==> flow/design.v <==
module milestone1 (
	input logic CLOCK_50_I,                    
	input logic resetn,
	input  logic            M1_en,
	output  logic            M1_end,
	output logic   [17:0]   SRAM_address,
	input  logic   [15:0]   SRAM_read_data,
	output logic   [15:0]   SRAM_write_data,
	output logic            SRAM_we_n
);
typedef enum logic [6:0] {
  S_DELAY1,
	S_IDLE,
	IN_S_0,
	IN_S_1,
	IN_S_2,
	IN_S_3,
	IN_S_4,
	IN_S_5,
	IN_S_6,
	IN_S_7,
	IN_S_8,
	IN_S_9,
	IN_S_10,
	IN_S_11,
	IN_S_12,
	IN_S_13,
	IN_S_14,
	IN_S_15,
	IN_S_16,
	IN_S_17,
	IN_S_18,
	IN_S_19,
	IN_S_20,
	IN_S_21,
	CC_S0_0,
	CC_S0_1,
	CC_S0_2,
	CC_S0_3,
	CC_S0_4,
	CC_S0_5,
	CC_S1_0,
	CC_S1_1,
	CC_S1_2,
	CC_S1_3,
	CC_S1_4,
	CC_S1_5,
	EN_S_0,
	EN_S_1,
	EN_S_2,
	EN_S_3,
	EN_S_4,
	EN_S_5,
	EN_S_6,
	EN_S_7,
	EN_S_8,
	EN_S_9,
	EN_S_10,
	EN_S_11,
	EN_S_12,
	EN_S_13,
	EN_S_14,
	EN_S_15,
	EN_S_16,
	EN_S_17,
	EN_S_18,
	EN_S_19,
	EN_S_20,
	EN_S_21,
	EN_S_22,
	EN_S_23,
	EN_S_24,
	EN_S_25,
	EN_S_26,
	EN_S_27
} M1_state;
M1_state state;
parameter Yaddress = 18'd0,
Uaddress = 18'd38400,
Vaddress = 18'd57600,
RGBaddress = 18'd146944;
logic [17:0] data_counter;
logic [17:0] Y_counter;
logic [17:0] RGB_counter;
logic [17:0] U_counter; 
logic [9:0] Vert_count;
logic [9:0] Hori_count;
logic [15:0] Y;
logic [7:0] U [5:0];
logic [7:0] V [5:0];
logic [7:0] Ytest;
logic [7:0] Utest;
logic [7:0] Vtest;
logic [15:0] UPrime;
logic [15:0] VPrime;
logic [32:0] U_Even;
logic [32:0] U_Odd;
logic [32:0] V_Even;
logic [32:0] V_Odd;
logic [15:0] STORY;
logic [15:0] STORU;
logic [15:0] STORV;
logic [31:0] ans1;
logic [31:0] ans2;
logic [15:0] R;
logic [15:0] G;
logic [15:0] B;
logic [31:0] R0;
logic [31:0] G0;
logic [31:0] B0;
logic [31:0] R1;
logic [31:0] G1;
logic [31:0] B1;
logic [31:0] Mult_op_1, Mult_op_2, Mult_op_3, Mult_op_4, Mult_op_5, Mult_op_6, Mult_op_7, Mult_op_8;
logic [31:0] Mult_result1, Mult_result2, Mult_result3, Mult_result4;
logic [63:0] Mult_result_long1, Mult_result_long2, Mult_result_long3, Mult_result_long4;
assign Mult_result_long1 = Mult_op_1 * Mult_op_2;
assign Mult_result1 = Mult_result_long1[31:0];
assign Mult_result_long2 = Mult_op_3 * Mult_op_4;
assign Mult_result2 = Mult_result_long2[31:0];
assign Mult_result_long3 = Mult_op_5 * Mult_op_6;
assign Mult_result3 = Mult_result_long3[31:0];
assign Mult_result_long4 = Mult_op_7 * Mult_op_8;
assign Mult_result4 = Mult_result_long4[31:0];
always_comb begin
  			Mult_op_1 = 32'd0;
			Mult_op_2 = 32'd0;
			Mult_op_3 = 32'd0;
			Mult_op_4 = 32'd0;
			Mult_op_5 = 32'd0;
			Mult_op_6 = 32'd0;
			Mult_op_7 = 32'd0;
			Mult_op_8 = 32'd0;
	case(state)
		IN_S_5: begin
			Mult_op_1 = {24'd0,U[0]};
			Mult_op_2 = 32'd21;
			Mult_op_3 = {24'd0,V[0]};
			Mult_op_4 = 32'd21;
		end
		IN_S_6: begin
			Mult_op_1 = {24'd0,U[0]};
			Mult_op_2 = 32'd52;
			Mult_op_3 = {24'd0,V[0]};
			Mult_op_4 = 32'd52;
		end
		IN_S_7: begin
			Mult_op_1 = {24'd0,U[0]};
			Mult_op_2 = 32'd159;
			Mult_op_3 = {24'd0,V[0]};
			Mult_op_4 = 32'd159;
		end
		IN_S_8: begin
			Mult_op_1 = {24'd0,U[1]};
			Mult_op_2 = 32'd159;
			Mult_op_3 = {24'd0,V[1]};
			Mult_op_4 = 32'd159;
		end
		IN_S_9: begin
			Mult_op_1 = {24'd0,U[2]};
			Mult_op_2 = 32'd52;
			Mult_op_3 = {24'd0,V[2]};
			Mult_op_4 = 32'd52;
		end
		IN_S_10: begin
			Mult_op_1 = {24'd0,U[3]};
			Mult_op_2 = 32'd21;
			Mult_op_3 = {24'd0,V[3]};
			Mult_op_4 = 32'd21;
			Mult_op_5 = {24'd0,Y[15:8]}-32'd16;
			Mult_op_6 = 32'd76284;
			Mult_op_7 = {24'd0,Y[7:0]}-32'd16;
			Mult_op_8 = 32'd76284;
		end
		IN_S_11: begin
			Mult_op_1 = {24'd0,U[0]};
			Mult_op_2 = 32'd21;
			Mult_op_3 = {24'd0,V[0]};
			Mult_op_4 = 32'd21;
			Mult_op_5 = {24'd0,VPrime[15:8]}-32'd128;
			Mult_op_6 = 32'd104595;
			Mult_op_7 = {24'd0,VPrime[7:0]}-32'd128;
			Mult_op_8 = 32'd104595;
		end
		IN_S_12: begin
			Mult_op_1 = {24'd0,U[0]};
			Mult_op_2 = 32'd52;
			Mult_op_3 = {24'd0,V[0]};
			Mult_op_4 = 32'd52;
			Mult_op_5 = {24'd0,UPrime[15:8]}-32'd128;
			Mult_op_6 = 32'd25624;
			Mult_op_7 = {24'd0,UPrime[7:0]}-32'd128;
			Mult_op_8 = 32'd25624;
		end
		IN_S_13: begin
			Mult_op_1 = {24'd0,U[1]};
			Mult_op_2 = 32'd159;
			Mult_op_3 = {24'd0,V[1]};
			Mult_op_4 = 32'd159;
			Mult_op_5 = {24'd0,VPrime[15:8]}-32'd128;
			Mult_op_6 = 32'd53281;
			Mult_op_7 = {24'd0,VPrime[7:0]}-32'd128;
			Mult_op_8 = 32'd53281;
		end
		IN_S_14: begin
			Mult_op_1 = {24'd0,U[2]};
			Mult_op_2 = 32'd159;
			Mult_op_3 = {24'd0,V[2]};
			Mult_op_4 = 32'd159;
			Mult_op_5 = {24'd0,UPrime[15:8]}-32'd128;
			Mult_op_6 = 32'd132251;
			Mult_op_7 = {24'd0,UPrime[7:0]}-32'd128;
			Mult_op_8 = 32'd132251;;
		end
		IN_S_15: begin
			Mult_op_1 = {24'd0,U[3]};
			Mult_op_2 = 32'd52;
			Mult_op_3 = {24'd0,V[3]};
			Mult_op_4 = 32'd52;
		end
		IN_S_16: begin
			Mult_op_1 = {24'd0,U[4]};
			Mult_op_2 = 32'd21;
			Mult_op_3 = {24'd0,V[4]};
			Mult_op_4 = 32'd21;
			Mult_op_5 = {24'd0,Y[15:8]}-32'd16;
			Mult_op_6 = 32'd76284;
			Mult_op_7 = {24'd0,Y[7:0]}-32'd16;
			Mult_op_8 = 32'd76284;
		end
		IN_S_17: begin
			Mult_op_1 = {24'd0,U[0]};
			Mult_op_2 = 32'd21;
			Mult_op_3 = {24'd0,V[0]};
			Mult_op_4 = 32'd21;
			Mult_op_5 = {24'd0,VPrime[15:8]}-32'd128;
			Mult_op_6 = 32'd104595;
			Mult_op_7 = {24'd0,VPrime[7:0]}-32'd128;
			Mult_op_8 = 32'd104595;
		end
		IN_S_18: begin
			Mult_op_1 = {24'd0,U[1]};
			Mult_op_2 = 32'd52;
			Mult_op_3 = {24'd0,V[1]};
			Mult_op_4 = 32'd52;
			Mult_op_5 = {24'd0,UPrime[15:8]}-32'd128;
			Mult_op_6 = 32'd25624;
			Mult_op_7 = {24'd0,UPrime[7:0]}-32'd128;
			Mult_op_8 = 32'd25624;
		end
		IN_S_19: begin
			Mult_op_1 = {24'd0,U[2]};
			Mult_op_2 = 32'd159;
			Mult_op_3 = {24'd0,V[2]};
			Mult_op_4 = 32'd159;
			Mult_op_5 = {24'd0,VPrime[15:8]}-32'd128;
			Mult_op_6 = 32'd53281;
			Mult_op_7 = {24'd0,VPrime[7:0]}-32'd128;
			Mult_op_8 = 32'd53281;
		end
		IN_S_20: begin
			Mult_op_1 = {24'd0,U[3]};
			Mult_op_2 = 32'd159;
			Mult_op_3 = {24'd0,V[3]};
			Mult_op_4 = 32'd159;
			Mult_op_5 = {24'd0,UPrime[15:8]}-32'd128;
			Mult_op_6 = 32'd132251;
			Mult_op_7 = {24'd0,UPrime[7:0]}-32'd128;
			Mult_op_8 = 32'd132251;
		end
		IN_S_21: begin
			Mult_op_1 = {24'd0,U[4]};
			Mult_op_2 = 32'd52;
			Mult_op_3 = {24'd0,V[4]};
			Mult_op_4 = 32'd52;
		end
		CC_S0_0: begin
			Mult_op_1 = {24'd0,U[5]};
			Mult_op_2 = 32'd21;
			Mult_op_3 = {24'd0,V[5]};
			Mult_op_4 = 32'd21;
			Mult_op_5 = {24'd0,Y[15:8]}-32'd16;
			Mult_op_6 = 32'd76284;
			Mult_op_7 = {24'd0,Y[7:0]}-32'd16;
			Mult_op_8 = 32'd76284;
		end
		CC_S0_1: begin
			Mult_op_1 = {24'd0,U[0]};
			Mult_op_2 = 32'd21;
			Mult_op_3 = {24'd0,V[0]};
			Mult_op_4 = 32'd21;
			Mult_op_5 = {24'd0,VPrime[15:8]}-32'd128;
			Mult_op_6 = 32'd104595;
			Mult_op_7 = {24'd0,VPrime[7:0]}-32'd128;
			Mult_op_8 = 32'd104595;
		end
		CC_S0_2: begin
			Mult_op_1 = {24'd0,U[1]};
			Mult_op_2 = 32'd52;
			Mult_op_3 = {24'd0,V[1]};
			Mult_op_4 = 32'd52;
			Mult_op_5 = {24'd0,UPrime[15:8]}-32'd128;
			Mult_op_6 = 32'd25624;
			Mult_op_7 = {24'd0,UPrime[7:0]}-32'd128;
			Mult_op_8 = 32'd25624;
		end
		CC_S0_3: begin
			Mult_op_1 = {24'd0,U[2]};
			Mult_op_2 = 32'd159;
			Mult_op_3 = {24'd0,V[2]};
			Mult_op_4 = 32'd159;
			Mult_op_5 = {24'd0,VPrime[15:8]}-32'd128;
			Mult_op_6 = 32'd53281;
			Mult_op_7 = {24'd0,VPrime[7:0]}-32'd128;
			Mult_op_8 = 32'd53281;	
		end
		CC_S0_4: begin
			Mult_op_1 = {24'd0,U[3]};
			Mult_op_2 = 32'd159;
			Mult_op_3 = {24'd0,V[3]};
			Mult_op_4 = 32'd159;
			Mult_op_5 = {24'd0,UPrime[15:8]}-32'd128;
			Mult_op_6 = 32'd132251;
			Mult_op_7 = {24'd0,UPrime[7:0]}-32'd128;
			Mult_op_8 = 32'd132251;
		end
		CC_S0_5: begin
			Mult_op_1 = {24'd0,U[4]};
			Mult_op_2 = 32'd52;
			Mult_op_3 = {24'd0,V[4]};
			Mult_op_4 = 32'd52;
		end
		CC_S1_0: begin
			Mult_op_1 = {24'd0,U[5]};
			Mult_op_2 = 32'd21;
			Mult_op_3 = {24'd0,V[5]};
			Mult_op_4 = 32'd21;
			Mult_op_5 = {24'd0,Y[15:8]}-32'd16;
			Mult_op_6 = 32'd76284;
			Mult_op_7 = {24'd0,Y[7:0]}-32'd16;
			Mult_op_8 = 32'd76284;
		end
		CC_S1_1: begin
			Mult_op_1 = {24'd0,U[0]};
			Mult_op_2 = 32'd21;
			Mult_op_3 = {24'd0,V[0]};
			Mult_op_4 = 32'd21;
			Mult_op_5 = {24'd0,VPrime[15:8]}-32'd128;
			Mult_op_6 = 32'd104595;
			Mult_op_7 = {24'd0,VPrime[7:0]}-32'd128;
			Mult_op_8 = 32'd104595;
		end
		CC_S1_2: begin
			Mult_op_1 = {24'd0,U[1]};
			Mult_op_2 = 32'd52;
			Mult_op_3 = {24'd0,V[1]};
			Mult_op_4 = 32'd52;
			Mult_op_5 = {24'd0,UPrime[15:8]}-32'd128;
			Mult_op_6 = 32'd25624;
			Mult_op_7 = {24'd0,UPrime[7:0]}-32'd128;
			Mult_op_8 = 32'd25624;
		end
		CC_S1_3: begin
			Mult_op_1 = {24'd0,U[2]};
			Mult_op_2 = 32'd159;
			Mult_op_3 = {24'd0,V[2]};
			Mult_op_4 = 32'd159;
			Mult_op_5 = {24'd0,VPrime[15:8]}-32'd128;
			Mult_op_6 = 32'd53281;
			Mult_op_7 = {24'd0,VPrime[7:0]}-32'd128;
			Mult_op_8 = 32'd53281;
		end
		CC_S1_4: begin
			Mult_op_1 = {24'd0,U[3]};
			Mult_op_2 = 32'd159;
			Mult_op_3 = {24'd0,V[3]};
			Mult_op_4 = 32'd159;
			Mult_op_5 = {24'd0,UPrime[15:8]}-32'd128;
			Mult_op_6 = 32'd132251;
			Mult_op_7 = {24'd0,UPrime[7:0]}-32'd128;
			Mult_op_8 = 32'd132251;
		end
		CC_S1_5: begin
			Mult_op_1 = {24'd0,U[4]};
			Mult_op_2 = 32'd52;
			Mult_op_3 = {24'd0,V[4]};
			Mult_op_4 = 32'd52;
		end
		EN_S_0: begin
			Mult_op_1 = {24'd0,U[5]};
			Mult_op_2 = 32'd21;
			Mult_op_3 = {24'd0,V[5]};
			Mult_op_4 = 32'd21;
			Mult_op_5 = {24'd0,Y[15:8]}-32'd16;
			Mult_op_6 = 32'd76284;
			Mult_op_7 = {24'd0,Y[7:0]}-32'd16;
			Mult_op_8 = 32'd76284;
		end
		EN_S_1: begin
			Mult_op_1 = {24'd0,U[1]};
			Mult_op_2 = 32'd21;
			Mult_op_3 = {24'd0,V[1]};
			Mult_op_4 = 32'd21;
			Mult_op_5 = {24'd0,VPrime[15:8]}-32'd128;
			Mult_op_6 = 32'd104595;
			Mult_op_7 = {24'd0,VPrime[7:0]}-32'd128;
			Mult_op_8 = 32'd104595;
		end
		EN_S_2: begin
			Mult_op_1 = {24'd0,U[2]};
			Mult_op_2 = 32'd52;
			Mult_op_3 = {24'd0,V[2]};
			Mult_op_4 = 32'd52;
			Mult_op_5 = {24'd0,UPrime[15:8]}-32'd128;
			Mult_op_6 = 32'd25624;
			Mult_op_7 = {24'd0,UPrime[7:0]}-32'd128;
			Mult_op_8 = 32'd25624;
		end
		EN_S_3: begin
			Mult_op_1 = {24'd0,U[3]};
			Mult_op_2 = 32'd159;
			Mult_op_3 = {24'd0,V[3]};
			Mult_op_4 = 32'd159;
			Mult_op_5 = {24'd0,VPrime[15:8]}-32'd128;
			Mult_op_6 = 32'd53281;
			Mult_op_7 = {24'd0,VPrime[7:0]}-32'd128;
			Mult_op_8 = 32'd53281;	
		end
		EN_S_4: begin
			Mult_op_1 = {24'd0,U[4]};
			Mult_op_2 = 32'd159;
			Mult_op_3 = {24'd0,V[4]};
			Mult_op_4 = 32'd159;
			Mult_op_5 = {24'd0,UPrime[15:8]}-32'd128;
			Mult_op_6 = 32'd132251;
			Mult_op_7 = {24'd0,UPrime[7:0]}-32'd128;
			Mult_op_8 = 32'd132251;
		end
		EN_S_5: begin
			Mult_op_1 = {24'd0,U[5]};
			Mult_op_2 = 32'd52;
			Mult_op_3 = {24'd0,V[5]};
			Mult_op_4 = 32'd52;
		end
		EN_S_6: begin
			Mult_op_1 = {24'd0,U[5]};
			Mult_op_2 = 32'd21;
			Mult_op_3 = {24'd0,V[5]};
			Mult_op_4 = 32'd21;
			Mult_op_5 = {24'd0,Y[15:8]}-32'd16;
			Mult_op_6 = 32'd76284;
			Mult_op_7 = {24'd0,Y[7:0]}-32'd16;
			Mult_op_8 = 32'd76284;
		end
		EN_S_7: begin
			Mult_op_1 = {24'd0,U[2]};
			Mult_op_2 = 32'd21;
			Mult_op_3 = {24'd0,V[2]};
			Mult_op_4 = 32'd21;
			Mult_op_5 = {24'd0,VPrime[15:8]}-32'd128;
			Mult_op_6 = 32'd104595;
			Mult_op_7 = {24'd0,VPrime[7:0]}-32'd128;
			Mult_op_8 = 32'd104595;
		end
		EN_S_8: begin
			Mult_op_1 = {24'd0,U[3]};
			Mult_op_2 = 32'd52;
			Mult_op_3 = {24'd0,V[3]};
			Mult_op_4 = 32'd52;
			Mult_op_5 = {24'd0,UPrime[15:8]}-32'd128;
			Mult_op_6 = 32'd25624;
			Mult_op_7 = {24'd0,UPrime[7:0]}-32'd128;
			Mult_op_8 = 32'd25624;
		end
		EN_S_9: begin
			Mult_op_1 = {24'd0,U[4]};
			Mult_op_2 = 32'd159;
			Mult_op_3 = {24'd0,V[4]};
			Mult_op_4 = 32'd159;
			Mult_op_5 = {24'd0,VPrime[15:8]}-32'd128;
			Mult_op_6 = 32'd53281;
			Mult_op_7 = {24'd0,VPrime[7:0]}-32'd128;
			Mult_op_8 = 32'd53281;
		end
		EN_S_10: begin
			Mult_op_1 = {24'd0,U[5]};
			Mult_op_2 = 32'd159;
			Mult_op_3 = {24'd0,V[5]};
			Mult_op_4 = 32'd159;
			Mult_op_5 = {24'd0,UPrime[15:8]}-32'd128;
			Mult_op_6 = 32'd132251;
			Mult_op_7 = {24'd0,UPrime[7:0]}-32'd128;
			Mult_op_8 = 32'd132251;
		end
		EN_S_11: begin
			Mult_op_1 = {24'd0,U[5]};
			Mult_op_2 = 32'd52;
			Mult_op_3 = {24'd0,V[5]};
			Mult_op_4 = 32'd52;
		end
		EN_S_12: begin
			Mult_op_1 = {24'd0,U[5]};
			Mult_op_2 = 32'd21;
			Mult_op_3 = {24'd0,V[5]};
			Mult_op_4 = 32'd21;
			Mult_op_5 = {24'd0,Y[15:8]}-32'd16;
			Mult_op_6 = 32'd76284;
			Mult_op_7 = {24'd0,Y[7:0]}-32'd16;
			Mult_op_8 = 32'd76284;
		end
		EN_S_13: begin
			Mult_op_1 = {24'd0,U[3]};
			Mult_op_2 = 32'd21;
			Mult_op_3 = {24'd0,V[3]};
			Mult_op_4 = 32'd21;
			Mult_op_5 = {24'd0,VPrime[15:8]}-32'd128;
			Mult_op_6 = 32'd104595;
			Mult_op_7 = {24'd0,VPrime[7:0]}-32'd128;
			Mult_op_8 = 32'd104595;
		end
		EN_S_14: begin
			Mult_op_1 = {24'd0,U[4]};
			Mult_op_2 = 32'd52;
			Mult_op_3 = {24'd0,V[4]};
			Mult_op_4 = 32'd52;
			Mult_op_5 = {24'd0,UPrime[15:8]}-32'd128;
			Mult_op_6 = 32'd25624;
			Mult_op_7 = {24'd0,UPrime[7:0]}-32'd128;
			Mult_op_8 = 32'd25624;
		end
		EN_S_15: begin
			Mult_op_1 = {24'd0,U[5]};
			Mult_op_2 = 32'd159;
			Mult_op_3 = {24'd0,V[5]};
			Mult_op_4 = 32'd159;
			Mult_op_5 = {24'd0,VPrime[15:8]}-32'd128;
			Mult_op_6 = 32'd53281;
			Mult_op_7 = {24'd0,VPrime[7:0]}-32'd128;
			Mult_op_8 = 32'd53281;	
			end
		EN_S_16: begin
			Mult_op_1 = {24'd0,U[5]};
			Mult_op_2 = 32'd159;
			Mult_op_3 = {24'd0,V[5]};
			Mult_op_4 = 32'd159;
			Mult_op_5 = {24'd0,UPrime[15:8]}-32'd128;
			Mult_op_6 = 32'd132251;
			Mult_op_7 = {24'd0,UPrime[7:0]}-32'd128;
			Mult_op_8 = 32'd132251;
		end
		EN_S_17: begin
			Mult_op_1 = {24'd0,U[5]};
			Mult_op_2 = 32'd52;
			Mult_op_3 = {24'd0,V[5]};
			Mult_op_4 = 32'd52;
		end
		EN_S_18: begin
			Mult_op_1 = {24'd0,U[5]};
			Mult_op_2 = 32'd21;
			Mult_op_3 = {24'd0,V[5]};
			Mult_op_4 = 32'd21;
			Mult_op_5 = {24'd0,Y[15:8]}-32'd16;
			Mult_op_6 = 32'd76284;
			Mult_op_7 = {24'd0,Y[7:0]}-32'd16;
			Mult_op_8 = 32'd76284;
		end
		EN_S_19: begin
			Mult_op_5 = {24'd0,VPrime[15:8]}-32'd128;
			Mult_op_6 = 32'd104595;
			Mult_op_7 = {24'd0,VPrime[7:0]}-32'd128;
			Mult_op_8 = 32'd104595;
		end
		EN_S_20: begin
			Mult_op_5 = {24'd0,UPrime[15:8]}-32'd128;
			Mult_op_6 = 32'd25624;
			Mult_op_7 = {24'd0,UPrime[7:0]}-32'd128;
			Mult_op_8 = 32'd25624;
		end
		EN_S_21: begin
			Mult_op_5 = {24'd0,VPrime[15:8]}-32'd128;
			Mult_op_6 = 32'd53281;
			Mult_op_7 = {24'd0,VPrime[7:0]}-32'd128;
			Mult_op_8 = 32'd53281;
		end
		EN_S_22: begin
			Mult_op_5 = {24'd0,UPrime[15:8]}-32'd128;
			Mult_op_6 = 32'd132251;
			Mult_op_7 = {24'd0,UPrime[7:0]}-32'd128;
			Mult_op_8 = 32'd132251;
		end
		endcase
	end
	always_ff @ (posedge CLOCK_50_I or negedge resetn) begin
		if (resetn == 1'b0) begin	
			state <= S_IDLE;
			SRAM_we_n <= 1'b1;
			SRAM_write_data <= 16'd0;
			SRAM_address <= 18'd0;
			data_counter <= 18'd0;
			Y_counter <= 18'd0;
			RGB_counter <= 18'd0;
			Vert_count <= 10'd0;
			Hori_count <= 10'd0;
			M1_end <= 1'b0;
			Y <= 16'd0;
			UPrime <= 16'd0; 
			VPrime <= 16'd0;
			STORU <= 16'd0;
			STORV <= 16'd0;
			R <= 16'd0;
			G <= 16'd0;
			B <= 16'd0;
			R0 <= 32'd0;
			G0 <= 32'd0;
			B0 <= 32'd0;
			R1 <= 32'd0;
			G1 <= 32'd0;
			B1 <= 32'd0;
			{U[5], U[4], U[3], U[2], U[1], U[0]} <= 48'd0;
			{V[5], V[4], V[3], V[2], V[1], V[0]} <= 48'd0;
			ans1 <= 32'd0;
			ans2 <= 32'd0;
			end else begin
			case (state)
				S_IDLE: begin		
					if (Hori_count == 10'd319) begin
						Vert_count <= Vert_count + 10'd1;
						Hori_count <= 10'd0;
						data_counter <= data_counter - 18'd1;
					end
					if (Vert_count == 10'd239 && Hori_count == 10'd319) begin
						M1_end <= 1'b1;
					end
					if (M1_en == 1'b1 && M1_end!=1'b1 && !(Vert_count == 10'd239 && Hori_count == 10'd319))
					state <= IN_S_0;	
				end
				S_DELAY1: begin
				  state <= IN_S_0;	
				end
				IN_S_0: begin
				  SRAM_address <= Uaddress + data_counter;
					SRAM_we_n <= 1'b1;
					state <= IN_S_1;
				end
				IN_S_1: begin
				  SRAM_address <= Vaddress + data_counter;
					data_counter <= data_counter +18'd1;
					SRAM_we_n <= 1'b1;
					state <= IN_S_2;
				end
				IN_S_2: begin
				  SRAM_address <= Uaddress + data_counter;
					SRAM_we_n <= 1'b1;
					state <= IN_S_3;
				end
				IN_S_3: begin
				  SRAM_address <= Vaddress + data_counter;
				  data_counter <= data_counter +18'd1;
					SRAM_we_n <= 1'b1;
					U[0] <= SRAM_read_data[15:8];
					U[1] <= SRAM_read_data[7:0];
					state <= IN_S_4;
				end
				IN_S_4: begin
				  SRAM_address <= Yaddress + Y_counter;
					Y_counter <= Y_counter + 18'd1;
					SRAM_we_n <= 1'b1;
					V[0] <= SRAM_read_data[15:8];
					V[1] <= SRAM_read_data[7:0];
					state <= IN_S_5;
				end
				IN_S_5: begin
				  SRAM_address <= Uaddress + data_counter;
					SRAM_we_n <= 1'b1;
					ans1 <= $signed(Mult_result1);
					ans2 <= $signed(Mult_result2);
					U[2] <= SRAM_read_data[15:8];
					U[3] <= SRAM_read_data[7:0];
					state <= IN_S_6;
				end
				IN_S_6: begin
					SRAM_address <= Vaddress + data_counter;
					data_counter <= data_counter +18'd1;
					SRAM_we_n <= 1'b1;
					ans1 <= $signed(ans1-Mult_result1);
					ans2 <= $signed(ans2-Mult_result2);
					V[2] <= SRAM_read_data[15:8];
					V[3] <= SRAM_read_data[7:0];
					state <= IN_S_7;
				end
				IN_S_7: begin
					SRAM_we_n <= 1'b1;
					Y <= SRAM_read_data;
					Ytest <= SRAM_read_data[15:8];
					ans1 <= $signed(ans1+Mult_result1);
					ans2 <= $signed(ans2+Mult_result2);
					state <= IN_S_8;
				end
				IN_S_8: begin
					SRAM_we_n <= 1'b1;
					ans1 <= $signed(ans1+Mult_result1);
					ans2 <= $signed(ans2+Mult_result2);
					U[4] <= SRAM_read_data[15:8];
					U[5] <= SRAM_read_data[7:0];
					state <= IN_S_9;
				end
				IN_S_9: begin
					ans1 <= $signed(ans1-Mult_result1);
					ans2 <= $signed(ans2-Mult_result2);
					V[4] <= SRAM_read_data[15:8];
					V[5] <= SRAM_read_data[7:0];
					state <= IN_S_10;
				end
				IN_S_10: begin
					UPrime[15:8] <= U[0];
					UPrime[7:0] <= $signed(ans1+Mult_result1+8'd128) >>8;
					ans1 <= $signed(ans1+Mult_result1+8'd128) >> 8;
					Utest <= $signed(ans1+Mult_result1+8'd128) >> 8;
					VPrime[15:8] <= V[0];
					VPrime[7:0] <= $signed(ans2+Mult_result2+8'd128) >> 8;			
					ans2 <= $signed(ans2+Mult_result2+8'd128) >> 8;
					Vtest <= $signed(ans2+Mult_result2+8'd128) >> 8;
					R0 <= $signed(Mult_result3);
					G0 <= $signed(Mult_result3);
					B0 <= $signed(Mult_result3);
					R1 <= $signed(Mult_result4);
					G1 <= $signed(Mult_result4);
					B1 <= $signed(Mult_result4);
					state <= IN_S_11;
				end
				IN_S_11: begin
					ans1 <= $signed(Mult_result1);
					ans2 <= $signed(Mult_result2);
					R0 <= $signed(R0 + Mult_result3);
					R1 <= $signed(R1 + Mult_result4);
					state <= IN_S_12;
				end
				IN_S_12: begin
				  SRAM_address <= Yaddress + Y_counter;
					Y_counter <= Y_counter + 18'd1;
					SRAM_we_n <= 1'b1;
					ans1 <= $signed(ans1-Mult_result1);
					ans2 <= $signed(ans2-Mult_result2);
					G0 <= $signed(G0 - Mult_result3);
					G1 <= $signed(G1 - Mult_result4);
					state <= IN_S_13;
				end
				IN_S_13: begin
					SRAM_address <= Yaddress + Y_counter;
					Y_counter <= Y_counter + 18'd1;
					SRAM_we_n <= 1'b1;
					ans1 <= $signed(ans1+Mult_result1);
					ans2 <= $signed(ans2+Mult_result2);
					G0 <= $signed(G0 - Mult_result3);
					G1 <= $signed(G1 - Mult_result4);
					state <= IN_S_14;
				end
				IN_S_14: begin
				  SRAM_address <= Uaddress + data_counter;
					SRAM_we_n <= 1'b1;
					Hori_count <= Hori_count + 10'd1;
					ans1 <= $signed(ans1+Mult_result1);
					ans2 <= $signed(ans2+Mult_result2);
					B0 <= $signed(B0 + Mult_result3);
					B1 <= $signed(B1 + Mult_result4);
					state <= IN_S_15;
				end
				IN_S_15: begin
					SRAM_address <= Vaddress + data_counter;
					data_counter <= data_counter + 18'd1;
					SRAM_we_n <= 1'b1;
					Y <= SRAM_read_data;
					ans1 <= $signed(ans1-Mult_result1);
					ans2 <= $signed(ans2-Mult_result2);
					R[15:8] <= R0[31] ? 8'd0 : |R0[30:24] ? 8'd255 : R0[23:16];
					G[15:8] <= G0[31] ? 8'd0 : |G0[30:24] ? 8'd255 : G0[23:16];
					B[15:8] <= B0[31] ? 8'd0 : |B0[30:24] ? 8'd255 : B0[23:16];
					R[7:0] <= R1[31] ? 8'd0 : |R1[30:24] ? 8'd255 : R1[23:16];
					G[7:0] <= G1[31] ? 8'd0 : |G1[30:24] ? 8'd255 : G1[23:16];
					B[7:0] <= B1[31] ? 8'd0 : |B1[30:24] ? 8'd255 : B1[23:16];
					SRAM_we_n <= 1'b1;
					state <= IN_S_16;
				end
				IN_S_16: begin
					SRAM_address <= RGBaddress + RGB_counter;
					SRAM_write_data <= {R[15:8],G[15:8]};
					RGB_counter <= RGB_counter + 18'd1;
					STORY <= SRAM_read_data;
					UPrime[15:8] <= U[1];
					UPrime[7:0] <= $signed(ans1+Mult_result1+8'd128) >> 8;
					VPrime[15:8] <= V[1];
					VPrime[7:0] <= $signed(ans2+Mult_result2+8'd128) >> 8;			
					R0 <= $signed(Mult_result3);
					G0 <= $signed(Mult_result3);
					B0 <= $signed(Mult_result3);
					R1 <= $signed(Mult_result4);
					G1 <= $signed(Mult_result4);
					B1 <= $signed(Mult_result4);
					SRAM_we_n <= 1'b0;
					state <= IN_S_17;
				end
				IN_S_17: begin
					STORU <= SRAM_read_data;
					SRAM_address <= RGBaddress + RGB_counter;
					SRAM_write_data <= {B[15:8],R[7:0]};
					RGB_counter <= RGB_counter + 18'd1;
					ans1 <= $signed(Mult_result1);
					ans2 <= $signed(Mult_result2);
					R0 <= $signed(R0 + Mult_result3);
					R1 <= $signed(R1 + Mult_result4);
					SRAM_we_n <= 1'b0;
					state <= IN_S_18;
				end
				IN_S_18: begin
					STORV <= SRAM_read_data;
					SRAM_address <= RGBaddress + RGB_counter;
					SRAM_write_data <= {G[7:0],B[7:0]};
					RGB_counter <= RGB_counter + 18'd1;
					ans1 <= $signed(ans1-Mult_result1);
					ans2 <= $signed(ans2-Mult_result2);
					G0 <= $signed(G0 - Mult_result3);
					G1 <= $signed(G1 - Mult_result4);
					SRAM_we_n <= 1'b0;
					state <= IN_S_19;
				end
				IN_S_19: begin
					SRAM_address <= Yaddress + Y_counter;
					Y_counter <= Y_counter + 18'd1;
					SRAM_we_n <= 1'b1;
					Y <= STORY;
					ans1 <= $signed(ans1+Mult_result1);
					ans2 <= $signed(ans2+Mult_result2);
					G0 <= $signed(G0 - Mult_result3);
					G1 <= $signed(G1 - Mult_result4);
					state <= IN_S_20;
				end
				IN_S_20: begin
					SRAM_we_n <= 1'b1;
					ans1 <= $signed(ans1+Mult_result1);
					ans2 <= $signed(ans2+Mult_result2);
					B0 <= $signed(B0 + Mult_result3);
					B1 <= $signed(B1 + Mult_result4);
					state <= IN_S_21;
				end
				IN_S_21: begin
					SRAM_we_n <= 1'b1;
					Hori_count <= Hori_count + 10'd2;
					ans1 <= $signed(ans1-Mult_result1);
					ans2 <= $signed(ans2-Mult_result2);
					R[15:8] <= R0[31] ? 8'd0 : |R0[30:24] ? 8'd255 : R0[23:16];
					G[15:8] <= G0[31] ? 8'd0 : |G0[30:24] ? 8'd255 : G0[23:16];
					B[15:8] <= B0[31] ? 8'd0 : |B0[30:24] ? 8'd255 : B0[23:16];
					R[7:0] <= R1[31] ? 8'd0 : |R1[30:24] ? 8'd255 : R1[23:16];
					G[7:0] <= G1[31] ? 8'd0 : |G1[30:24] ? 8'd255 : G1[23:16];
					B[7:0] <= B1[31] ? 8'd0 : |B1[30:24] ? 8'd255 : B1[23:16];
					Hori_count <= Hori_count + 10'd2;
					state <= CC_S0_0;
					U_counter <= 18'd5;
				end
				CC_S0_0: begin	
					SRAM_address <= RGBaddress + RGB_counter;
					SRAM_write_data <= {R[15:8],G[15:8]};
					RGB_counter <= RGB_counter + 18'd1;
					STORY <= SRAM_read_data;
					UPrime[15:8] <= U[2];
					UPrime[7:0] <= $signed(ans1+Mult_result1+8'd128) >> 8;
					VPrime[15:8] <= V[2];
					VPrime[7:0] <= $signed(ans2+Mult_result2+8'd128) >> 8;			
					R0 <= Mult_result3;
					G0 <= Mult_result3;
					B0 <= Mult_result3;
					R1 <= Mult_result4;
					G1 <= Mult_result4;
					B1 <= Mult_result4;
					U[0] <= U[1];
					U[1] <= U[2];
					U[2] <= U[3];
					U[3] <= U[4];
					U[4] <= U[5];	
					U[5] <= STORU[15:8];
					V[0] <= V[1];
					V[1] <= V[2];
					V[2] <= V[3];
					V[3] <= V[4];
					V[4] <= V[5];	
					V[5] <= STORV[15:8];
					SRAM_we_n <= 1'b0;
					state <= CC_S0_1;	
				end
				CC_S0_1: begin
					Hori_count <= Hori_count + 10'd2;
					SRAM_address <= RGBaddress + RGB_counter;
					SRAM_write_data <= {B[15:8],R[7:0]};
					RGB_counter <= RGB_counter + 18'd1;
					ans1 <= $signed(Mult_result1);
					ans2 <= $signed(Mult_result2);
					R0 <= $signed(R0 + Mult_result3);
					R1 <= $signed(R1 + Mult_result4);
					SRAM_we_n <= 1'b0;
					state <= CC_S0_2;	
				end
				CC_S0_2: begin
					SRAM_address <= RGBaddress + RGB_counter;
					SRAM_write_data <= {G[7:0],B[7:0]};
					RGB_counter <= RGB_counter + 18'd1;
					ans1 <= $signed(ans1-Mult_result1);
					ans2 <= $signed(ans2-Mult_result2);
					G0 <= $signed(G0 - Mult_result3);
					G1 <= $signed(G1 - Mult_result4);
					SRAM_we_n <= 1'b0;
					state <= CC_S0_3;	
				end
				CC_S0_3: begin
					SRAM_address <= Yaddress + Y_counter;
					Y_counter <= Y_counter + 18'd1;
					Y <= STORY;
					SRAM_we_n <= 1'b1;
					ans1 <= $signed(ans1+Mult_result1);
					ans2 <= $signed(ans2+Mult_result2);
					G0 <= $signed(G0 - Mult_result3);
					G1 <= $signed(G1 - Mult_result4);
					state <= CC_S0_4;	
				end
				CC_S0_4: begin
					SRAM_address <= Uaddress + data_counter;
					SRAM_we_n <= 1'b1;
					ans1 <= $signed(ans1+Mult_result1);
					ans2 <= $signed(ans2+Mult_result2);
					B0 <= $signed(B0 + Mult_result3);
					B1 <= $signed(B1 + Mult_result4);
					state <= CC_S0_5;	
				end
				CC_S0_5: begin
					SRAM_address <= Vaddress + data_counter;
					data_counter <= data_counter + 18'd1;
					U_counter <= U_counter + 18'd1;
					SRAM_we_n <= 1'b1;
					ans1 <= $signed(ans1-Mult_result1);
					ans2 <= $signed(ans2-Mult_result2);
					R[15:8] <= R0[31] ? 8'd0 : |R0[30:24] ? 8'd255 : R0[23:16];
					G[15:8] <= G0[31] ? 8'd0 : |G0[30:24] ? 8'd255 : G0[23:16];
					B[15:8] <= B0[31] ? 8'd0 : |B0[30:24] ? 8'd255 : B0[23:16];
					R[7:0] <= R1[31] ? 8'd0 : |R1[30:24] ? 8'd255 : R1[23:16];
					G[7:0] <= G1[31] ? 8'd0 : |G1[30:24] ? 8'd255 : G1[23:16];
					B[7:0] <= B1[31] ? 8'd0 : |B1[30:24] ? 8'd255 : B1[23:16];
					state <= CC_S1_0;	
				end
				CC_S1_0: begin	
					Hori_count <= Hori_count + 10'd2;
					SRAM_address <= RGBaddress + RGB_counter;
					SRAM_write_data <= {R[15:8],G[15:8]};
					RGB_counter <= RGB_counter + 18'd1;
					STORY <= SRAM_read_data;
					UPrime[15:8] <= U[2];
					UPrime[7:0] <= $signed(ans1+Mult_result1+8'd128) >> 8;
					VPrime[15:8] <= V[2];
					VPrime[7:0] <= $signed(ans2+Mult_result2+8'd128) >> 8;			
					R0 <= $signed(Mult_result3);
					G0 <= $signed(Mult_result3);
					B0 <= $signed(Mult_result3);
					R1 <= $signed(Mult_result4);
					G1 <= $signed(Mult_result4);
					B1 <= $signed(Mult_result4);
					U[0] <= U[1];
					U[1] <= U[2];
					U[2] <= U[3];
					U[3] <= U[4];
					U[4] <= U[5];	
					U[5] <= STORU[7:0];
					V[0] <= V[1];
					V[1] <= V[2];
					V[2] <= V[3];
					V[3] <= V[4];
					V[4] <= V[5];	
					V[5] <= STORV[7:0];
					SRAM_we_n <= 1'b0;
					state <= CC_S1_1;	
				end
				CC_S1_1: begin
					STORU <= SRAM_read_data;
					SRAM_address <= RGBaddress + RGB_counter;
					SRAM_write_data <= {B[15:8],R[7:0]};
					RGB_counter <= RGB_counter + 18'd1;
					ans1 <= $signed(Mult_result1);
					ans2 <= $signed(Mult_result2);
					R0 <= $signed(R0 + Mult_result3);
					R1 <= $signed(R1 + Mult_result4);
					SRAM_we_n <= 1'b0;
					state <= CC_S1_2;	
				end
				CC_S1_2: begin
					STORV <= SRAM_read_data;
					SRAM_address <= RGBaddress + RGB_counter;
					SRAM_write_data <= {G[7:0],B[7:0]};
					RGB_counter <= RGB_counter + 18'd1;
					ans1 <= $signed(ans1-Mult_result1);
					ans2 <= $signed(ans2-Mult_result2);
					G0 <= $signed(G0 - Mult_result3);
					G1 <= $signed(G1 - Mult_result4);
					SRAM_we_n <= 1'b0;
					state <= CC_S1_3;	
				end
				CC_S1_3: begin
					SRAM_address <= Yaddress + Y_counter;
					Y_counter <= Y_counter + 18'd1;
					Y <= STORY;
					SRAM_we_n <= 1'b1;
					ans1 <= $signed(ans1+Mult_result1);
					ans2 <= $signed(ans2+Mult_result2);
					G0 <= $signed(G0 - Mult_result3);
					G1 <= $signed(G1 - Mult_result4);
					state <= CC_S1_4;	
				end
				CC_S1_4: begin
					SRAM_we_n <= 1'b1;
					ans1 <= $signed(ans1+Mult_result1);
					ans2 <= $signed(ans2+Mult_result2);
					B0 <= $signed(B0 + Mult_result3);
					B1 <= $signed(B1 + Mult_result4);
					state <= CC_S1_5;	
				end
				CC_S1_5: begin
					ans1 <= $signed(ans1-Mult_result1);
					ans2 <= $signed(ans2-Mult_result2);
					R[15:8] <= R0[31] ? 8'd0 : |R0[30:24] ? 8'd255 : R0[23:16];
					G[15:8] <= G0[31] ? 8'd0 : |G0[30:24] ? 8'd255 : G0[23:16];
					B[15:8] <= B0[31] ? 8'd0 : |B0[30:24] ? 8'd255 : B0[23:16];
					R[7:0] <= R1[31] ? 8'd0 : |R1[30:24] ? 8'd255 : R1[23:16];
					G[7:0] <= G1[31] ? 8'd0 : |G1[30:24] ? 8'd255 : G1[23:16];
					B[7:0] <= B1[31] ? 8'd0 : |B1[30:24] ? 8'd255 : B1[23:16];
					SRAM_we_n <= 1'b1;
					if (Hori_count == 10'd311) 
					   state <= EN_S_0;
					else 
					   state <= CC_S0_0;	
				end
				EN_S_0: begin	
					SRAM_address <= RGBaddress + RGB_counter;
					SRAM_write_data <= {R[15:8],G[15:8]};
					RGB_counter <= RGB_counter + 18'd1;
					STORY <= SRAM_read_data;
					UPrime[15:8] <= U[2];
					UPrime[7:0] <= $signed(ans1+Mult_result1+8'd128) >> 8;
					VPrime[15:8] <= V[2];
					VPrime[7:0] <= $signed(ans2+Mult_result2+8'd128) >> 8;			
					R0 <= $signed(Mult_result3);
					G0 <= $signed(Mult_result3);
					B0 <= $signed(Mult_result3);
					R1 <= $signed(Mult_result4);
					G1 <= $signed(Mult_result4);
					B1 <= $signed(Mult_result4);
					SRAM_we_n <= 1'b0;
					state <= EN_S_1;	
				end
				EN_S_1: begin
					SRAM_address <= RGBaddress + RGB_counter;
					SRAM_write_data <= {B[15:8],R[7:0]};
					RGB_counter <= RGB_counter + 18'd1;
					ans1 <= $signed(Mult_result1);
					ans2 <= $signed(Mult_result2);
					R0 <= $signed(R0 + Mult_result3);
					R1 <= $signed(R1 + Mult_result4);
					SRAM_we_n <= 1'b0;
					state <= EN_S_2;	
				end
				EN_S_2: begin
					SRAM_address <= RGBaddress + RGB_counter;
					SRAM_write_data <= {G[7:0],B[7:0]};
					RGB_counter <= RGB_counter + 18'd1;
					ans1 <= $signed(ans1-Mult_result1);
					ans2 <= $signed(ans2-Mult_result2);
					G0 <= $signed(G0 - Mult_result3);
					G1 <= $signed(G1 - Mult_result4);
					SRAM_we_n <= 1'b0;
					state <= EN_S_3;	
				end
				EN_S_3: begin
					SRAM_address <= Yaddress + Y_counter;
					Y_counter <= Y_counter + 18'd1;
					SRAM_we_n <= 1'b1;
					Y <= STORY;
					ans1 <= $signed(ans1+Mult_result1);
					ans2 <= $signed(ans2+Mult_result2);
					G0 <= $signed(G0 - Mult_result3);
					G1 <= $signed(G1 - Mult_result4);
					state <= EN_S_4;	
				end
				EN_S_4: begin
					SRAM_we_n <= 1'b1;
					ans1 <= $signed(ans1+Mult_result1);
					ans2 <= $signed(ans2+Mult_result2);
					B0 <= $signed(B0 + Mult_result3);
					B1 <= $signed(B1 + Mult_result4);
					state <= EN_S_5;	
				end
				EN_S_5: begin
					Hori_count <= Hori_count + 10'd2;
					SRAM_we_n <= 1'b1;
					ans1 <= $signed(ans1-Mult_result1);
					ans2 <= $signed(ans2-Mult_result2);
					R[15:8] <= R0[31] ? 8'd0 : |R0[30:24] ? 8'd255 : R0[23:16];
					G[15:8] <= G0[31] ? 8'd0 : |G0[30:24] ? 8'd255 : G0[23:16];
					B[15:8] <= B0[31] ? 8'd0 : |B0[30:24] ? 8'd255 : B0[23:16];
					R[7:0] <= R1[31] ? 8'd0 : |R1[30:24] ? 8'd255 : R1[23:16];
					G[7:0] <= G1[31] ? 8'd0 : |G1[30:24] ? 8'd255 : G1[23:16];
					B[7:0] <= B1[31] ? 8'd0 : |B1[30:24] ? 8'd255 : B1[23:16];
					SRAM_we_n <= 1'b1;
					state <= EN_S_6;	
				end
				EN_S_6: begin
					SRAM_address <= RGBaddress + RGB_counter;
					SRAM_write_data <= {R[15:8],G[15:8]};
					RGB_counter <= RGB_counter + 18'd1;
					STORY <= SRAM_read_data;
					UPrime[15:8] <= U[3];
					UPrime[7:0] <= $signed(ans1+Mult_result1+8'd128) >> 8;
					VPrime[15:8] <= V[3];
					VPrime[7:0] <= $signed(ans2+Mult_result2+8'd128) >> 8;			
					R0 <= $signed(Mult_result3);
					G0 <= $signed(Mult_result3);
					B0 <= $signed(Mult_result3);
					R1 <= $signed(Mult_result4);
					G1 <= $signed(Mult_result4);
					B1 <= $signed(Mult_result4);
					SRAM_we_n <= 1'b0;
					state <= EN_S_7;
				end
				EN_S_7: begin
					SRAM_address <= RGBaddress + RGB_counter;
					SRAM_write_data <= {B[15:8],R[7:0]};
					RGB_counter <= RGB_counter + 18'd1;
					ans1 <= $signed(Mult_result1);
					ans2 <= $signed(Mult_result2);
					R0 <= $signed(R0 + Mult_result3);
					R1 <= $signed(R1 + Mult_result4);
					SRAM_we_n <= 1'b0;	
					state <= EN_S_8;
				end
				EN_S_8: begin
					SRAM_address <= RGBaddress + RGB_counter;
					SRAM_write_data <= {G[7:0],B[7:0]};
					RGB_counter <= RGB_counter + 18'd1;
					ans1 <= $signed(ans1-Mult_result1);
					ans2 <= $signed(ans2-Mult_result2);
					G0 <= $signed(G0 - Mult_result3);
					G1 <= $signed(G1 - Mult_result4);
					SRAM_we_n <= 1'b0;	
					state <= EN_S_9;
				end
				EN_S_9: begin
					SRAM_address <= Yaddress + Y_counter;
					Y_counter <= Y_counter + 18'd1;
					SRAM_we_n <= 1'b1;
					Y <= STORY;
					ans1 <= $signed(ans1+Mult_result1);
					ans2 <= $signed(ans2+Mult_result2);
					G0 <= $signed(G0 - Mult_result3);
					G1 <= $signed(G1 - Mult_result4);
					state <= EN_S_10;
				end
				EN_S_10: begin
					SRAM_we_n <= 1'b1;
					ans1 <= $signed(ans1+Mult_result1);
					ans2 <= $signed(ans2+Mult_result2);
					B0 <= $signed(B0 + Mult_result3);
					B1 <= $signed(B1 + Mult_result4);
					state <= EN_S_11;
				end
				EN_S_11: begin
					SRAM_we_n <= 1'b1;
					Hori_count <= Hori_count + 10'd2;
					ans1 <= $signed(ans1-Mult_result1);
					ans2 <= $signed(ans2-Mult_result2);
					R[15:8] <= R0[31] ? 8'd0 : |R0[30:24] ? 8'd255 : R0[23:16];
					G[15:8] <= G0[31] ? 8'd0 : |G0[30:24] ? 8'd255 : G0[23:16];
					B[15:8] <= B0[31] ? 8'd0 : |B0[30:24] ? 8'd255 : B0[23:16];
					R[7:0] <= R1[31] ? 8'd0 : |R1[30:24] ? 8'd255 : R1[23:16];
					G[7:0] <= G1[31] ? 8'd0 : |G1[30:24] ? 8'd255 : G1[23:16];
					B[7:0] <= B1[31] ? 8'd0 : |B1[30:24] ? 8'd255 : B1[23:16];
					state <= EN_S_12;
				end
				EN_S_12: begin
					SRAM_address <= RGBaddress + RGB_counter;
					SRAM_write_data <= {R[15:8],G[15:8]};
					RGB_counter <= RGB_counter + 18'd1;
					STORY <= SRAM_read_data;
					UPrime[15:8] <= U[4];
					UPrime[7:0] <= $signed(ans1+Mult_result1+8'd128) >> 8;
					VPrime[15:8] <= V[4];
					VPrime[7:0] <= $signed(ans2+Mult_result2+8'd128) >> 8;			
					R0 <= $signed(Mult_result3);
					G0 <= $signed(Mult_result3);
					B0 <= $signed(Mult_result3);
					R1 <= $signed(Mult_result4);
					G1 <= $signed(Mult_result4);
					B1 <= $signed(Mult_result4);
					SRAM_we_n <= 1'b0;
					state <= EN_S_13;
				end
				EN_S_13: begin
					SRAM_address <= RGBaddress + RGB_counter;
					SRAM_write_data <= {B[15:8],R[7:0]};
					RGB_counter <= RGB_counter + 18'd1;
					ans1 <= $signed(Mult_result1);
					ans2 <= $signed(Mult_result2);
					R0 <= $signed(R0 + Mult_result3);
					R1 <= $signed(R1 + Mult_result4);
					SRAM_we_n <= 1'b0;
					state <= EN_S_14;
				end
				EN_S_14: begin
					SRAM_address <= RGBaddress + RGB_counter;
					SRAM_write_data <= {G[7:0],B[7:0]};
					RGB_counter <= RGB_counter + 18'd1;
					ans1 <= $signed(ans1-Mult_result1);
					ans2 <= $signed(ans2-Mult_result2);
					G0 <= $signed(G0 - Mult_result3);
					G1 <= $signed(G1 - Mult_result4);
					SRAM_we_n <= 1'b0;
					state <= EN_S_15;
				end
				EN_S_15: begin
					SRAM_we_n <= 1'b1;
					Y <= STORY;
					ans1 <= $signed(ans1+Mult_result1);
					ans2 <= $signed(ans2+Mult_result2);
					G0 <= $signed(G0 - Mult_result3);
					G1 <= $signed(G1 - Mult_result4);
					state <= EN_S_16;
				end
				EN_S_16: begin
					SRAM_we_n <= 1'b1;
					ans1 <= $signed(ans1+Mult_result1);
					ans2 <= $signed(ans2+Mult_result2);
					B0 <= $signed(B0 + Mult_result3);
					B1 <= $signed(B1 + Mult_result4);
					state <= EN_S_17;
				end
				EN_S_17: begin
					SRAM_we_n <= 1'b1;
					ans1 <= $signed(ans1-Mult_result1);
					ans2 <= $signed(ans2-Mult_result2);
					R[15:8] <= R0[31] ? 8'd0 : |R0[30:24] ? 8'd255 : R0[23:16];
					G[15:8] <= G0[31] ? 8'd0 : |G0[30:24] ? 8'd255 : G0[23:16];
					B[15:8] <= B0[31] ? 8'd0 : |B0[30:24] ? 8'd255 : B0[23:16];
					R[7:0] <= R1[31] ? 8'd0 : |R1[30:24] ? 8'd255 : R1[23:16];
					G[7:0] <= G1[31] ? 8'd0 : |G1[30:24] ? 8'd255 : G1[23:16];
					B[7:0] <= B1[31] ? 8'd0 : |B1[30:24] ? 8'd255 : B1[23:16];
					SRAM_we_n <= 1'b1;
					state <= EN_S_18;
				end
				EN_S_18: begin
					SRAM_address <= RGBaddress + RGB_counter;
					SRAM_write_data <= {R[15:8],G[15:8]};
					RGB_counter <= RGB_counter + 18'd1;
					Hori_count <= Hori_count + 10'd2;
					UPrime[15:8] <= U[5];
					UPrime[7:0] <= $signed(ans1+Mult_result1+8'd128) >> 8;
					VPrime[15:8] <= V[5];
					VPrime[7:0] <= $signed(ans2+Mult_result2+8'd128) >> 8;			
					R0 <= $signed(Mult_result3);
					G0 <= $signed(Mult_result3);
					B0 <= $signed(Mult_result3);
					R1 <= $signed(Mult_result4);
					G1 <= $signed(Mult_result4);
					B1 <= $signed(Mult_result4);
					SRAM_we_n <= 1'b0;
					state <= EN_S_19;
				end
				EN_S_19: begin
					SRAM_address <= RGBaddress + RGB_counter;
					SRAM_write_data <= {B[15:8],R[7:0]};
					RGB_counter <= RGB_counter + 18'd1;
					R0 <= $signed(R0 + Mult_result3);
					R1 <= $signed(R1 + Mult_result4);
					SRAM_we_n <= 1'b0;
					state <= EN_S_20;
				end
				EN_S_20: begin
					SRAM_address <= RGBaddress + RGB_counter;
					SRAM_write_data <= {G[7:0],B[7:0]};
					RGB_counter <= RGB_counter + 18'd1;
					G0 <= $signed(G0 - Mult_result3);
					G1 <= $signed(G1 - Mult_result4);
					SRAM_we_n <= 1'b0;
					state <= EN_S_21;
				end
				EN_S_21: begin
					SRAM_we_n <= 1'b1;
					G0 <= $signed(G0 - Mult_result3);
					G1 <= $signed(G1 - Mult_result4);
					state <= EN_S_22;
				end
				EN_S_22: begin
					SRAM_we_n <= 1'b1;
					B0 <= $signed(B0 + Mult_result3);
					B1 <= $signed(B1 + Mult_result4);
					state <= EN_S_23;
				end
				EN_S_23: begin
					Hori_count <= Hori_count + 10'd2;
					SRAM_we_n <= 1'b1;
					R[15:8] <= R0[31] ? 8'd0 : |R0[30:24] ? 8'd255 : R0[23:16];
					G[15:8] <= G0[31] ? 8'd0 : |G0[30:24] ? 8'd255 : G0[23:16];
					B[15:8] <= B0[31] ? 8'd0 : |B0[30:24] ? 8'd255 : B0[23:16];
					R[7:0] <= R1[31] ? 8'd0 : |R1[30:24] ? 8'd255 : R1[23:16];
					G[7:0] <= G1[31] ? 8'd0 : |G1[30:24] ? 8'd255 : G1[23:16];
					B[7:0] <= B1[31] ? 8'd0 : |B1[30:24] ? 8'd255 : B1[23:16];
					SRAM_we_n <= 1'b1;
					state <= EN_S_24;
				end
				EN_S_24: begin
					SRAM_address <= RGBaddress + RGB_counter;
					SRAM_write_data <= {R[15:8],G[15:8]};
					RGB_counter <= RGB_counter + 18'd1;
					SRAM_we_n <= 1'b0;
					state <= EN_S_25;
				end
				EN_S_25: begin
					SRAM_address <= RGBaddress + RGB_counter;
					SRAM_write_data <= {B[15:8],R[7:0]};
					RGB_counter <= RGB_counter + 18'd1;
					SRAM_we_n <= 1'b0;
					state <= EN_S_26;
				end
				EN_S_26: begin
					SRAM_address <= RGBaddress + RGB_counter;
					SRAM_write_data <= {G[7:0],B[7:0]};
					RGB_counter <= RGB_counter + 18'd1;
					SRAM_we_n <= 1'b0;
					state <= EN_S_27;
				end
				EN_S_27: begin
				  SRAM_we_n <= 1'b1;
				  state <= S_IDLE;
				end
				default: state <= S_IDLE;
			endcase
		end
	end
	endmodule
### Tool chain data of milestone1

What the tools print for milestone1, step after step.
Line numbers count from 1 in the design file above.
Library cell names are shortened.
The mark n/a stands for no value.

| inputs | value |
|---|---|
| design top | milestone1 |
| clock input | CLOCK_50_I |
| library | sky130hd |
| corner | tt_025C_1v80 |

### Word-level counts

Source: Yosys, flattened and elaborated. Widths are those after wreduce. Registers that Yosys merges into a memory's read port (data or address) are not register bits. Print and check cells do not count.

| word-level totals | value |
|---|---|
| register bits | 613 |
| latch bits | 0 |
| bits in writable memories | 0 |
| bits in read-only memories | 0 |
| clocked read ports x word width | 0 |
| memories | 0 |
| input bits | 19 |
| output and inout bits | 36 |
| word-level cells | 270 |

| operators by class | value |
|---|---|
| add/subtract/negate cells | 28 |
| multiply operators | 4 |
| divide/modulo/power cells | 0 |
| $lt $le $gt $ge | 0 |
| equal/unequal tests | 68 |
| shift operators | 0 |
| multiplexer cells | 57 |
| bitwise operators | 1 |
| reductions and logical operators | 71 |

Operators by type and width:

| kind | number |
|---|---|
| 32-bit by 32-bit multiplier with 32-bit output | 4 |
| 7-bit parallel mux with 63-bit select | 1 |
| 32-bit parallel mux with 2-bit select | 6 |
| 32-bit parallel mux with 4-bit select | 2 |
| 7-bit by 6-bit == test with 1-bit output (second input constant) | 32 |
| 32-bit adder | 6 |
| 32-bit parallel mux with 3-bit select | 2 |
| 8-bit parallel mux with 6-bit select | 4 |
| 8-bit parallel mux with 2-bit select | 10 |
| 8-bit 2-to-1 mux | 18 |
| 32-bit subtractor | 4 |
| 7-bit by 5-bit == test with 1-bit output (second input constant) | 16 |
| 8-bit OR reduction | 13 |
| 16-bit OR reduction | 6 |
| 18-bit parallel mux with 5-bit select | 1 |
| 18-bit parallel mux with 4-bit select | 1 |
| 8-bit parallel mux with 3-bit select | 3 |
| 32-bit by 8-bit adder with 32-bit output (second input constant) | 2 |
| 7-bit OR reduction | 9 |
| 7-bit by 4-bit == test with 1-bit output (second input constant) | 8 |
| 18-bit by 1-bit adder with 18-bit output (second input constant) | 3 |
| 16-bit parallel mux with 3-bit select | 1 |
| 16-bit by 18-bit adder with 18-bit output (first input constant) | 2 |
| 8-bit by 8-bit subtractor with 9-bit output (second input constant) | 4 |
| 18-bit parallel mux with 2-bit select | 1 |
| 35-bit OR reduction | 1 |
| 16-bit parallel mux with 2-bit select | 1 |
| 10-bit parallel mux with 3-bit select | 1 |

Other operator kinds: 32; their cells: 67.

### Depth

Yosys ltp: most cells in a row. Word level: on the elaborated netlist, between registers, memories and ports. Mapped: between sequential cells and ports; inverters and the memories' decode and read muxes count.

| depth | value |
|---|---|
| depth in word-level cells | 7 |
| ABC_AREA | 1 |
| gate-level depth with buffers | 60 |
| depth with buffers taken out | 58 |

### Mapped cells and area

Source: synth_stat.txt of the flow (Yosys; design flattened, memories mapped). It holds for the ABC_AREA given above (unset counts as 0); a run with the other value may have another netlist.
The area totals of this step are shown rounded.

| mapped netlist | value |
|---|---|
| mapped cells | 9347 |
| chip area (Yosys) | 66850 µm² |
| flip-flop cells | 612 |
| buffer cells | 215 |

Cell types:

| type | number | total area (µm²) |
|---|---|---|
| dfrtp_1 | 595 | 1.49E+04 |
| fa_1 | 442 | 8.85E+03 |
| nand2_1 | 2132 | 8E+03 |
| inv_1 | 1805 | 6.78E+03 |
| ha_1 | 526 | 6.58E+03 |
| o21ai_0 | 619 | 3.1E+03 |
| nor2_1 | 736 | 2762.65 |
| a21oi_1 | 502 | 2512.41 |
| nand3_1 | 408 | 2.04E+03 |
| xor2_1 | 195 | 1.71E+03 |
| o211ai_1 | 129 | 968.429 |
| nand4_1 | 121 | 756.976 |
| o22ai_1 | 109 | 681.904 |
| a22oi_1 | 66 | 495.475 |
| o221ai_1 | 56 | 490.47 |
| xnor2_1 | 55 | 481.712 |
| edfxtp_1 | 16 | 480.461 |
| clkbuf_1 | 123 | 461.693 |

Not listed: further types 62, cells in them 712.

### Worst setup path after synthesis

OpenSTA on the mapped netlist: ideal clock, no wires. The path of least setup slack (recovery checks aside). Input and output delay are each 20% of the period. Register names are those of the netlist, which keeps one name where synthesis merged equal registers.

| timing path post-synthesis | value |
|---|---|
| kind | reg-to-reg |
| start point | reg state |
| end point | reg B1[29] |
| clock period | 13000 ps |
| library setup time | 120 ps |
| launch time at the first pin | 0 ps |
| arrival time | 8604 ps |
| required time | 12880 ps |
| slack | 4276 ps |
| delay of the path | 8724 ps |
| stages on the path | 42 |
| synthesis period reached | 8724 ps |

"delay of the path" is the arrival time less input delay plus setup time.
"stages on the path" counts driving pins, that of a launching flip-flop among them; a cell with two outputs on the path counts twice.
"synthesis period reached" is the clock period less the worst setup slack; recovery checks do not enter. This is arithmetic on one report: input and output delays are still those of the set period (20% each).
An end named without its bit number is one bit of that signal or, where synthesis recoded a state register, one of its new flip-flops.
A register here has more assigning lines than the two given.

| between the ends, post-synthesis | value |
|---|---|
| cell sequence | dfrtp_1 -> nor2_2 -> inv_2 -> nor2_4 -> nand2_1 -> nand2_1 -> nor2_2 -> nand2_1 -> nor2_4 -> nor2_1 -> nor2_1 -> nand2_1 -> nand2_1 -> fa_1 -> inv_1 -> ha_1 -> nor2_1 -> inv_1 -> [... 6 more ...] -> ha_1 -> nand2_1 -> nor2_1 -> nand2_1 -> nor2_1 -> nand2_1 -> nand3_1 -> nand2_1 -> nand2_1 -> inv_1 -> ha_1 -> nand2_1 -> nor2_1 -> nand2_1 -> inv_1 -> a2111oi_0 -> nand3_1 -> a31o_2 |

RTL lines, path post-synthesis:

| element | line | RTL |
|---|---|---|
| start, declared | 77 | `M1_state state;` |
| start, assigned | 595 | `state <= S_IDLE;` |
| start, assigned | 635 | `state <= IN_S_0;` |
| end, assigned | 728 | `B1 <= $signed(Mult_result4);` |
| end, assigned | 765 | `B1 <= $signed(B1 + Mult_result4);` |
| end, declared | 113 | `logic [31:0] B1;` |

Chain of elaborated cells between the ends: none given.

### Worst path after layout

From the final timing report of record 1: the path of least setup slack in the routed layout; clock arrival at registers is part of the times.
The path's times are printed in steps of 10 ps; the period is the one set.

| timing path post-layout | value |
|---|---|
| kind | reg-to-reg |
| start point | reg state |
| end point | reg ans1[10] |
| clock period | 8740 ps |
| library setup time | 80 ps |
| launch time at the first pin | 730 ps |
| arrival time | 9910 ps |
| required time | 9380 ps |
| slack | -530 ps |
| stages on the path | 58 |

An end named without its bit number is one bit of that signal or, where synthesis recoded a state register, one of its new flip-flops.
A register here has more assigning lines than the two given.

| between the ends, post-layout | value |
|---|---|
| cell sequence | dfrtp_2 -> nand2_4 -> nor2_4 -> buf_6 -> buf_6 -> buf_6 -> buf_6 -> buf_6 -> inv_4 -> nor2_4 -> inv_2 -> buf_12 -> nand2_4 -> nor2_4 -> nand4_4 -> inv_4 -> buf_6 -> clkbuf_16 -> [... 22 more ...] -> buf_6 -> ha_4 -> buf_8 -> nand2_8 -> nor2_4 -> inv_2 -> nor3_4 -> nand2_2 -> nand2_4 -> xor2_4 -> inv_2 -> nor2_4 -> nand2_4 -> nor2_4 -> nand2_2 -> xor2_1 -> nand2_1 -> a31oi_1 |

RTL lines, path post-layout:

| element | line | RTL |
|---|---|---|
| start, declared | 77 | `M1_state state;` |
| start, assigned | 595 | `state <= S_IDLE;` |
| start, assigned | 635 | `state <= IN_S_0;` |
| end, assigned | 675 | `ans1 <= $signed(Mult_result1);` |
| end, assigned | 685 | `ans1 <= $signed(ans1-Mult_result1);` |
| end, declared | 103 | `logic [31:0] ans1;` |

Chain of elaborated cells between the ends: none given.

Wiki page: milestone1 / flow data

Below are 2 stored runs of the flow (Yosys, OpenROAD; platform sky130hd) on milestone1, each with its settings and what was measured, unordered. Constraints: input delay and output delay 20% of the set period each, output load 0.01 pF.
"clock period reached": clock period set for the run, less the worst setup slack. It is reckoned from that one timing run; input and output delays stay at 20% of the period that was set.
"worst path time" = time allowed to the worst setup path (clock period - input delay - output delay, where it has them) - its slack; a late launch clock adds to it, a late capture clock takes from it.
"worst path time" is known to 10 ps.
The measured numbers are rounded.
Among the settings, . means not set for that run.

| setting or result | record 1 | record 2 |
|---|---|---|
| ABC_AREA | 1 | . |
| CORE_ASPECT_RATIO | 1.3 | . |
| CORE_MARGIN | 5 | 2 |
| CORE_UTILIZATION | 56 | 40 |
| GPL_TIMING_DRIVEN | 0 | . |
| SETUP_SLACK_MARGIN | 0.19 | . |
| period_ns | 8.74 | 13.0 |
| CAP_MARGIN | 20 | 20 |
| SLEW_MARGIN | 20 | 20 |
| GPL_ROUTABILITY_DRIVEN | . | 0 |
| TNS_END_PERCENT | . | 30 |
| synthesized cell area (µm²) | 66850 | 62710 |
| die area (µm²) | 126400 | 160000 |
| std-cell area (final layout) (µm²) | 83240 | 68090 |
| post-route utilization | 0.702 | 0.436 |
| worst setup slack after layout (ps) | -531 | 727 |
| final setup TNS (ps) | -11420 | 0 |
| lowest hold slack (ps) | 469 | 461 |
| clock period reached (ps) | 9271 | 12273 |
| worst path time (ps) | 9270 | 12270 |
| kind of the worst setup path | reg-to-reg | reg-to-reg |
